==> flow/design.v <==
`timescale 1ns/1ps
package nn_pkg;
 localparam int K_SIZE = 3;
 localparam int PROD_W = 17;
 localparam int ACC_CONV_W = PROD_W + $clog2(K_SIZE*K_SIZE);
 localparam int RES_W = ACC_CONV_W + 1;
 localparam int W_W = 8;
 localparam int ACC_FC_W = 40;
 localparam int SHIFT_NORM = 6;
endpackage
`timescale 1ns/1ps
module window_gen_3x3_flat #(
 parameter int IMG_W = 8,
 parameter int IMG_H = 8
)(
 input logic clk,
 input logic rst,
 input logic in_valid,
 input logic signed [8:0] in_pixel,
 output logic win_valid,
 output logic [80:0] win_flat,  
 output logic [$clog2(IMG_W)-1:0] out_x,
 output logic [$clog2(IMG_H)-1:0] out_y
);
 logic signed [8:0] line1 [0:IMG_W-1];
 logic signed [8:0] line2 [0:IMG_W-1];
 logic signed [8:0] s0[0:2], s1[0:2], s2[0:2];
 int unsigned x, y;
 integer k;
 task automatic put9(input int idx, input logic signed [8:0] val);
 begin
 win_flat[idx*9 +: 9] <= val;
 end
 endtask
 always_ff @(posedge clk) begin
 if (rst) begin
 x <= 0; y <= 0;
 win_valid <= 0;
 out_x <= '0; out_y <= '0;
 win_flat <= '0;
 for (k = 0; k < IMG_W; k = k + 1) begin
 line1[k] <= '0;
 line2[k] <= '0;
 end
 for (k = 0; k < 3; k = k + 1) begin
 s0[k] <= '0; s1[k] <= '0; s2[k] <= '0;
 end
 end else begin
 win_valid <= 0;
 if (in_valid) begin
 s0[0] <= s0[1]; s0[1] <= s0[2]; s0[2] <= line2[x];
 s1[0] <= s1[1]; s1[1] <= s1[2]; s1[2] <= line1[x];
 s2[0] <= s2[1]; s2[1] <= s2[2]; s2[2] <= in_pixel;
 line2[x] <= line1[x];
 line1[x] <= in_pixel;
 if (y >= 2 && x >= 2) begin
 put9(0, s0[1]); put9(1, s0[2]); put9(2, line2[x]);
 put9(3, s1[1]); put9(4, s1[2]); put9(5, line1[x]);
 put9(6, s2[1]); put9(7, s2[2]); put9(8, in_pixel);
 win_valid <= 1;
 out_x <= x - 2;
 out_y <= y - 2;
 end
 if (x == IMG_W-1) begin
 x <= 0;
 if (y != IMG_H-1) y <= y + 1;
 else y <= 0;
 end else begin
 x <= x + 1;
 end
 end
 end
 end
endmodule
`timescale 1ns/1ps
import nn_pkg::*;
module nn_block_flat #(
 parameter int SHIFT_NORM = nn_pkg::SHIFT_NORM
)(
 input logic clk,
 input logic rst,
 input logic [80:0] win_flat,
 input logic signed [7:0] k00, k01, k02,
 input logic signed [7:0] k10, k11, k12,
 input logic signed [7:0] k20, k21, k22,
 input logic signed [7:0] bias,
 input logic signed [7:0] scale,
 input logic signed [7:0] offset,
 input logic signed [W_W-1:0] w0,
 input logic signed [W_W-1:0] w1,
 input logic signed [W_W-1:0] w2,
 output logic signed [RES_W-1:0] conv_result,
 output logic signed [RES_W-1:0] norm_result,
 output logic signed [ACC_FC_W-1:0] acc0,
 output logic signed [ACC_FC_W-1:0] acc1,
 output logic signed [ACC_FC_W-1:0] acc2
);
 function automatic logic signed [8:0] pix(input int idx);
 begin
 pix = $signed(win_flat[idx*9 +: 9]);
 end
 endfunction
 integer signed sum_temp;
 integer signed sum_next;
 always_comb begin
 sum_temp =
 pix(0)*k00 + pix(1)*k01 + pix(2)*k02 +
 pix(3)*k10 + pix(4)*k11 + pix(5)*k12 +
 pix(6)*k20 + pix(7)*k21 + pix(8)*k22;
 sum_next = (sum_temp <<< 1) + $signed(bias);
 end
 logic signed [RES_W-1:0] conv_reg;
 always_ff @(posedge clk) begin
 if (rst) conv_reg <= '0;
 else conv_reg <= sum_next[RES_W-1:0];
 end
 always_ff @(posedge clk) begin
 if (rst) conv_result <= '0;
 else conv_result <= conv_reg;
 end
 localparam int PROD_W = RES_W + 8;
 logic signed [PROD_W-1:0] prod;
 integer signed prod_shifted;
 integer signed sum_off;
 integer signed norm_next;
 always_comb begin
 prod = $signed(conv_reg) * $signed(scale);
 if (SHIFT_NORM > 0) prod_shifted = $signed(prod) >>> SHIFT_NORM;
 else if (SHIFT_NORM < 0) prod_shifted = $signed(prod) <<< (-SHIFT_NORM);
 else prod_shifted = $signed(prod);
 sum_off = prod_shifted + $signed(offset);
 norm_next = (sum_off < 0) ? 0 : sum_off;
 end
 always_ff @(posedge clk) begin
 if (rst) norm_result <= '0;
 else norm_result <= norm_next[RES_W-1:0];
 end
 always_comb begin
 acc0 = $signed(norm_result) * $signed(w0);
 acc1 = $signed(norm_result) * $signed(w1);
 acc2 = $signed(norm_result) * $signed(w2);
 end
endmodule
`timescale 1ns/1ps
import nn_pkg::*;
module nn_image_top #(
 parameter int IMG_W = 8,
 parameter int IMG_H = 8
)(
 input logic clk,
 input logic rst,
 input logic in_valid,
 input logic signed [8:0] in_pixel,
 input logic signed [7:0] k00, k01, k02,
 input logic signed [7:0] k10, k11, k12,
 input logic signed [7:0] k20, k21, k22,
 input logic signed [7:0] bias,
 input logic signed [7:0] scale,
 input logic signed [7:0] offset,
 input logic signed [W_W-1:0] w0,
 input logic signed [W_W-1:0] w1,
 input logic signed [W_W-1:0] w2,
 output logic out_valid,
 output logic signed [RES_W-1:0] conv_result,
 output logic signed [RES_W-1:0] norm_result,
 output logic signed [ACC_FC_W-1:0] acc0,
 output logic signed [ACC_FC_W-1:0] acc1,
 output logic signed [ACC_FC_W-1:0] acc2,
 output logic [$clog2(IMG_W)-1:0] out_x,
 output logic [$clog2(IMG_H)-1:0] out_y
);
 logic win_valid;
 logic [80:0] win_flat;  
 logic [$clog2(IMG_W)-1:0] win_x;
 logic [$clog2(IMG_H)-1:0] win_y;
 window_gen_3x3_flat #(
 .IMG_W(IMG_W),
 .IMG_H(IMG_H)
 ) u_win (
 .clk (clk),
 .rst (rst),
 .in_valid (in_valid),
 .in_pixel (in_pixel),
 .win_valid(win_valid),
 .win_flat (win_flat),
 .out_x (win_x),
 .out_y (win_y)
 );
 nn_block_flat #(
 .SHIFT_NORM(SHIFT_NORM)
 ) u_core (
 .clk (clk),
 .rst (rst),
 .win_flat (win_flat),
 .k00(k00), .k01(k01), .k02(k02),
 .k10(k10), .k11(k11), .k12(k12),
 .k20(k20), .k21(k21), .k22(k22),
 .bias (bias),
 .scale (scale),
 .offset (offset),
 .w0(w0),
 .w1(w1),
 .w2(w2),
 .conv_result(conv_result),
 .norm_result(norm_result),
 .acc0(acc0),
 .acc1(acc1),
 .acc2(acc2)
 );
 logic [1:0] vpipe;
 logic [$clog2(IMG_W)-1:0] x_pipe0, x_pipe1;
 logic [$clog2(IMG_H)-1:0] y_pipe0, y_pipe1;
 always_ff @(posedge clk) begin
 if (rst) begin
 vpipe <= 2'b00;
 x_pipe0 <= '0; x_pipe1 <= '0;
 y_pipe0 <= '0; y_pipe1 <= '0;
 end else begin
 vpipe <= {vpipe[0], win_valid};
 if (win_valid) begin
 x_pipe0 <= win_x;
 y_pipe0 <= win_y;
 end
 x_pipe1 <= x_pipe0;
 y_pipe1 <= y_pipe0;
 end
 end
 assign out_valid = vpipe[1];
 assign out_x = x_pipe1;
 assign out_y = y_pipe1;
endmodule
# Step by step through the tools: nn_image_top
# What the tools print for nn_image_top, step after step.
# Lines are those of the file above, counted from 1.
# Library cell names are shortened.
inputs:
  design: "nn_image_top"
  clk_port: "clk"
  lib: "sky130hd"
  corner: "tt_025C_1v80"

# Elaborated design
# Yosys after proc, flatten, opt, wreduce and memory -nomap, before mapping. Print and check cells are not counted.
# Memory sizes are those after Yosys's memory passes, which may raise the word count (mostly to a power of two), join words into wider ones and drop unused or constant bits.
op_classes:
  n_addsub: 14
  multipliers: 13
  compare: 3
  equal: 2
  mux: 16
  logic: 1
  n_reduce_logical: 5
op_table:
  columns: ["operator", "count"]
  rows:
  - ["9-bit by 8-bit multiplier with 17-bit output", 9]
  - ["22-bit by 8-bit multiplier with 30-bit output", 4]
  - ["21-bit adder", 8]
  - ["32-bit by 1-bit adder with 32-bit output with constant B", 2]
  - ["32-bit by 2-bit >= comparator with 1-bit output with constant B", 2]
  - ["32-bit 2-to-1 mux", 2]
  - ["9-bit 2-to-1 mux", 4]
  - ["32-bit by 1-bit < comparator with 1-bit output with constant B", 1]
  - ["32-bit by 3-bit == test with 1-bit output with constant B", 1]
  - ["32-bit by 3-bit != test with 1-bit output with constant B", 1]
  - ["24-bit by 8-bit adder with 25-bit output", 1]
  - ["22-bit by 8-bit adder with 22-bit output", 1]
  - ["3-bit 2-to-1 mux", 6]
  - ["3-bit by 2-bit subtractor with 3-bit output with constant B", 2]
  - ["2-bit AND reduction", 2]
  - ["2-bit OR reduction", 2]
  - ["1-bit 2-to-1 mux", 4]
  - ["1-bit logical AND", 1]
  - ["1-bit inverter", 1]
bits:
  regBits: 286
  mem_bits_rw: 144
  n_memories: 2
  inputBits: 132
memory_table:
  columns: ["memory", "words", "word_bits", "line_no", "text"]
  rows:
  - ["u_win.line1", 8, 9, 25, "logic signed [8:0] line1 [0:IMG_W-1];"]
  - ["u_win.line2", 8, 9, 26, "logic signed [8:0] line2 [0:IMG_W-1];"]

# Logic depth
# Depth = most cells in a row (Yosys ltp): at word level without a register or memory, in the mapped netlist without a sequential cell, where the memories' decode and read muxes count.
depth:
  ltp_word: 10
  abc_area: 0
  depth_mapped: 40

# After synthesis
# Yosys stat after the flow's synthesis: flattened, memories mapped to cells. It holds for the ABC_AREA given above (unset counts as 0); a run with the other value may have another netlist.
# The area totals of this step are shown rounded.
types:
  columns: ["cell_type", "count", "type_area_um2"]
  rows:
  - ["fa_1", 1227, 2.46E+04]
  - ["ha_1", 579, 7.24E+03]
  - ["inv_1", 1565, 5.87E+03]
  - ["dfxtp_1", 289, 5.79E+03]
  - ["and2_1", 803, 5.02E+03]
  - ["edfxtp_1", 144, 4.32E+03]
  - ["nand2_1", 601, 2.26E+03]
  - ["xnor2_1", 246, 2.15E+03]
  - ["nor2_1", 437, 1.64E+03]
  - ["xor2_1", 127, 1.11E+03]
  - ["a21oi_1", 218, 1.09E+03]
  - ["nand2b_1", 143, 894.608]
  - ["clkbuf_1", 219, 822.038]
  - ["mux4_2", 36, 810.778]
  - ["and3_1", 100, 625.6]
  - ["mux2i_1", 61, 610.586]
  - ["a21o_1", 67, 502.982]
  - ["nor2b_1", 70, 437.92]
# Not listed: further types 48, cells in them 584.
mapped:
  mapped_cells: 7516
  mapped_area_um2: 70000
  flip_flops: 433
# By module: a second synthesis without flattening, with its own total; a netlist apart from the flattened one above.
hier_totals:
  hier_cells: 7351
  hier_area_um2: 71000
# Each row is one instance without its submodules.
modules:
  columns: ["mod", "n_inst", "n_cells", "mod_area_um2", "seq_area_um2"]
  rows:
  - ["nn_block_flat #(SHIFT_NORM=6)", 1, 5946, 55000, 1300]
  - ["window_gen_3x3_flat", 1, 1369, 15000, 8500]
  - ["nn_image_top", 1, 36, 430, 280]

# Worst setup path after synthesis
# OpenSTA on the mapped netlist: ideal clock, no wires. The path of least setup slack (recovery checks aside). Input and output delay are each 20% of the period. Register names are those of the netlist, which keeps one name where synthesis merged equal registers.
synth_timing:
  kind: "input-to-reg"
  start: "in k22[5]"
  end: "reg u_core.conv_reg[21]"
  tclk_ns: 12.0
  setup_ns: 0.128
  t_first_pin_ns: 2.400
  t_arrival_ns: 10.513
  required_time_ns: 11.872
  slack_ns: 1.359
  delay_ns: 8.241
  path_stages: 36
  path_buffers: 1
  period_less_setup_slack_ns: 10.641
# "delay_ns" is the arrival time less input delay plus setup time.
# "path_stages": output pins that drive a net of the path, with the launching flip-flop's if there is one; two outputs of one cell count as two.
# "period_less_setup_slack_ns" is the clock period less the worst setup slack; recovery checks do not enter. This is arithmetic on one report: input and output delays are still those of the set period (20% each).
# Between the ends stands the longest chain of elaborated cells between them, by number of cells; it is not shown to be the way that was timed. Of several equally long chains one is given.
# Each line given opens the expression or statement behind the cell; cells for indexed reads and writes are added by Yosys, which also makes memories of some case tables.
synth_via:
  cell_sequence: "clkbuf_1 > nand2_1 > fa_1 > fa_1 > inv_1 > fa_1 > inv_1 > fa_1 > inv_1 > ha_1 > o21ai_0 > a21boi_0 > o21ai_0 > a21boi_0 > nor2_1 > fa_1 > fa_1 > fa_1 > inv_1 > fa_1 > inv_1 > ha_1 > a21o_1 > a21oi_1 > o21ai_0 > a21oi_1 > xnor2_1 > ha_1 > and4_1 > a211oi_1 > o31ai_1 > a31oi_1 > o21ai_1 > o31ai_1 > xnor2_1 > nor2_1"
  elab_chain_cells: 3
synth_rtl:
  columns: ["element", "line_no", "text"]
  rows:
  - ["from (decl)", 156, "input logic signed [7:0] k20, k21, k22,"]
  - ["9-bit by 8-bit multiplier with 17-bit output", 109, "pix(6)*k20 + pix(7)*k21 + pix(8)*k22;"]
  - ["21-bit adder", 107, "pix(0)*k00 + pix(1)*k01 + pix(2)*k02 +"]
  - ["22-bit by 8-bit adder with 22-bit output", 110, "sum_next = (sum_temp <<< 1) + $signed(bias);"]
  - ["to (assign)", 114, "if (rst) conv_reg <= '0;"]
  - ["to (assign)", 115, "else conv_reg <= sum_next[RES_W-1:0];"]
  - ["to (decl)", 112, "logic signed [RES_W-1:0] conv_reg;"]

# Worst path after layout
# Path of least setup slack in the final report of record 1 (OpenROAD, finished layout, wires in). Where an end is a register, its clock arrival counts in the times.
layout_timing:
  kind: "input-to-output"
  start: "in w0[1]"
  end: "out acc0[36]"
  tclk_ns: 11.5
  t_first_pin_ns: 2.30
  t_arrival_ns: 8.99
  required_time_ns: 9.20
  slack_ns: 0.21
  path_stages: 20
  path_buffers: 3
# Between the ends stands the longest chain of elaborated cells between them, by number of cells; it is not shown to be the way that was timed. Of several equally long chains one is given.
layout_via:
  cell_sequence: "clkdlybuf4s50_1 > and2_1 > ha_1 > inv_1 > fa_1 > fa_1 > inv_1 > fa_1 > ha_1 > o21a_1 > o21ai_0 > or3_1 > or4b_1 > nand3_1 > a311o_1 > a221o_1 > a21oi_1 > xnor2_1 > buf_4 > clkdlybuf4s50_1"
  elab_chain_cells: 1
layout_rtl:
  columns: ["element", "line_no", "text"]
  rows:
  - ["from (decl)", 160, "input logic signed [W_W-1:0] w0,"]
  - ["22-bit by 8-bit multiplier with 30-bit output", 139, "acc0 = $signed(norm_result) * $signed(w0);"]
  - ["to (decl)", 166, "output logic signed [ACC_FC_W-1:0] acc0,"]

3 stored runs of nn_image_top in the flow (synthesis by Yosys, layout by OpenROAD, sky130hd cells), in arbitrary order. Constraints: input delay and output delay 20% of the set period each, output load 0.01 pF.
"period_less_ws_ns" = clock period - worst setup slack. The figure is calculated, with input and output delays left at 20% of the set period.
"power.total_mw" is the tool's figure for a default switching activity; nothing was simulated.
Values from the reports are rounded here.

--- record 1 ---
==> flow/run.sh <==
#!/bin/bash
# the make line also repeats the synthesis and layout settings of config.mk as NAME=value (left out here)
make -C /OpenROAD-flow-scripts/flow DESIGN_CONFIG=/design/flow/config.mk WORK_HOME=/design/flow/orfs CLKGATE_MAP_FILE= finish
==> flow/config.mk <==
export PLATFORM = sky130hd
export DESIGN_NAME = nn_image_top
export DESIGN_NICKNAME = nn_image_top
export VERILOG_FILES = /design/flow/design.v
export SDC_FILE = /design/flow/constraint.sdc
export NUM_CORES = 4
export LEC_CHECK = 0
export CAP_MARGIN = 20
export CORE_MARGIN = 2
export CORE_UTILIZATION = 34
export SLEW_MARGIN = 20
==> flow/constraint.sdc <==
create_clock -name core_clock -period 11.5 [get_ports {clk}]
set_input_delay 2.3000 -clock core_clock [delete_from_list [all_inputs] [get_ports {clk}]]
set_output_delay 2.3000 -clock core_clock [all_outputs]
set_load 0.01 [all_outputs]

==> results, as YAML <==
results:
  die_footprint_um2: 210000
  period_less_ws_ns: 11.286
  finalUtil_pct: 39
  power.total_mw: 23
  worst_setup_slack_ns: 0.21
  final_hold_ws_ns: 0.44
  synthArea_um2: 70000

--- record 2 ---
==> flow/run.sh <==
#!/bin/bash
# the make line also repeats the synthesis and layout settings of config.mk as NAME=value (left out here)
make -C /OpenROAD-flow-scripts/flow DESIGN_CONFIG=/design/flow/config.mk WORK_HOME=/design/flow/orfs CLKGATE_MAP_FILE= finish
==> flow/config.mk <==
export PLATFORM = sky130hd
export DESIGN_NAME = nn_image_top
export DESIGN_NICKNAME = nn_image_top
export VERILOG_FILES = /design/flow/design.v
export SDC_FILE = /design/flow/constraint.sdc
export NUM_CORES = 4
export LEC_CHECK = 0
export CAP_MARGIN = 20
export CELL_PAD_IN_SITES_GLOBAL_PLACEMENT = 3
export CORE_MARGIN = 7
export CORE_UTILIZATION = 28
export CTS_CLUSTER_DIAMETER = 174
export GPL_ROUTABILITY_DRIVEN = 1
export GPL_TIMING_DRIVEN = 0
export HOLD_SLACK_MARGIN = 0.22
export MAX_ROUTING_LAYER = met4
export MIN_ROUTING_LAYER = met2
export SETUP_SLACK_MARGIN = 0.34
export SLEW_MARGIN = 25
export TNS_END_PERCENT = 50
==> flow/constraint.sdc <==
create_clock -name core_clock -period 12.0 [get_ports {clk}]
set_input_delay 2.4000 -clock core_clock [delete_from_list [all_inputs] [get_ports {clk}]]
set_output_delay 2.4000 -clock core_clock [all_outputs]
set_load 0.01 [all_outputs]

==> results, as YAML <==
results:
  final_hold_ws_ns: 0.46
  worst_setup_slack_ns: 0.55
  finalUtil_pct: 32
  synthArea_um2: 70000
  period_less_ws_ns: 11.446
  power.total_mw: 24
  die_footprint_um2: 260000

--- record 3 ---
==> flow/run.sh <==
#!/bin/bash
# the make line also repeats the synthesis and layout settings of config.mk as NAME=value (left out here)
make -C /OpenROAD-flow-scripts/flow DESIGN_CONFIG=/design/flow/config.mk WORK_HOME=/design/flow/orfs CLKGATE_MAP_FILE= finish
==> flow/config.mk <==
export PLATFORM = sky130hd
export DESIGN_NAME = nn_image_top
export DESIGN_NICKNAME = nn_image_top
export VERILOG_FILES = /design/flow/design.v
export SDC_FILE = /design/flow/constraint.sdc
export NUM_CORES = 4
export LEC_CHECK = 0
export CAP_MARGIN = 30
export CELL_PAD_IN_SITES_DETAIL_PLACEMENT = 2
export CORE_ASPECT_RATIO = 1.83
export CORE_MARGIN = 2
export CORE_UTILIZATION = 42
export CTS_CLUSTER_SIZE = 35
export MAX_ROUTING_LAYER = met5
export SLEW_MARGIN = 20
==> flow/constraint.sdc <==
create_clock -name core_clock -period 19.5 [get_ports {clk}]
set_input_delay 3.9000 -clock core_clock [delete_from_list [all_inputs] [get_ports {clk}]]
set_output_delay 3.9000 -clock core_clock [all_outputs]
set_load 0.01 [all_outputs]

==> results, as YAML <==
results:
  final_hold_ws_ns: 0.47
  finalUtil_pct: 46
  worst_setup_slack_ns: 3.7
  period_less_ws_ns: 15.801
  power.total_mw: 16
  synthArea_um2: 70000
  die_footprint_um2: 170000
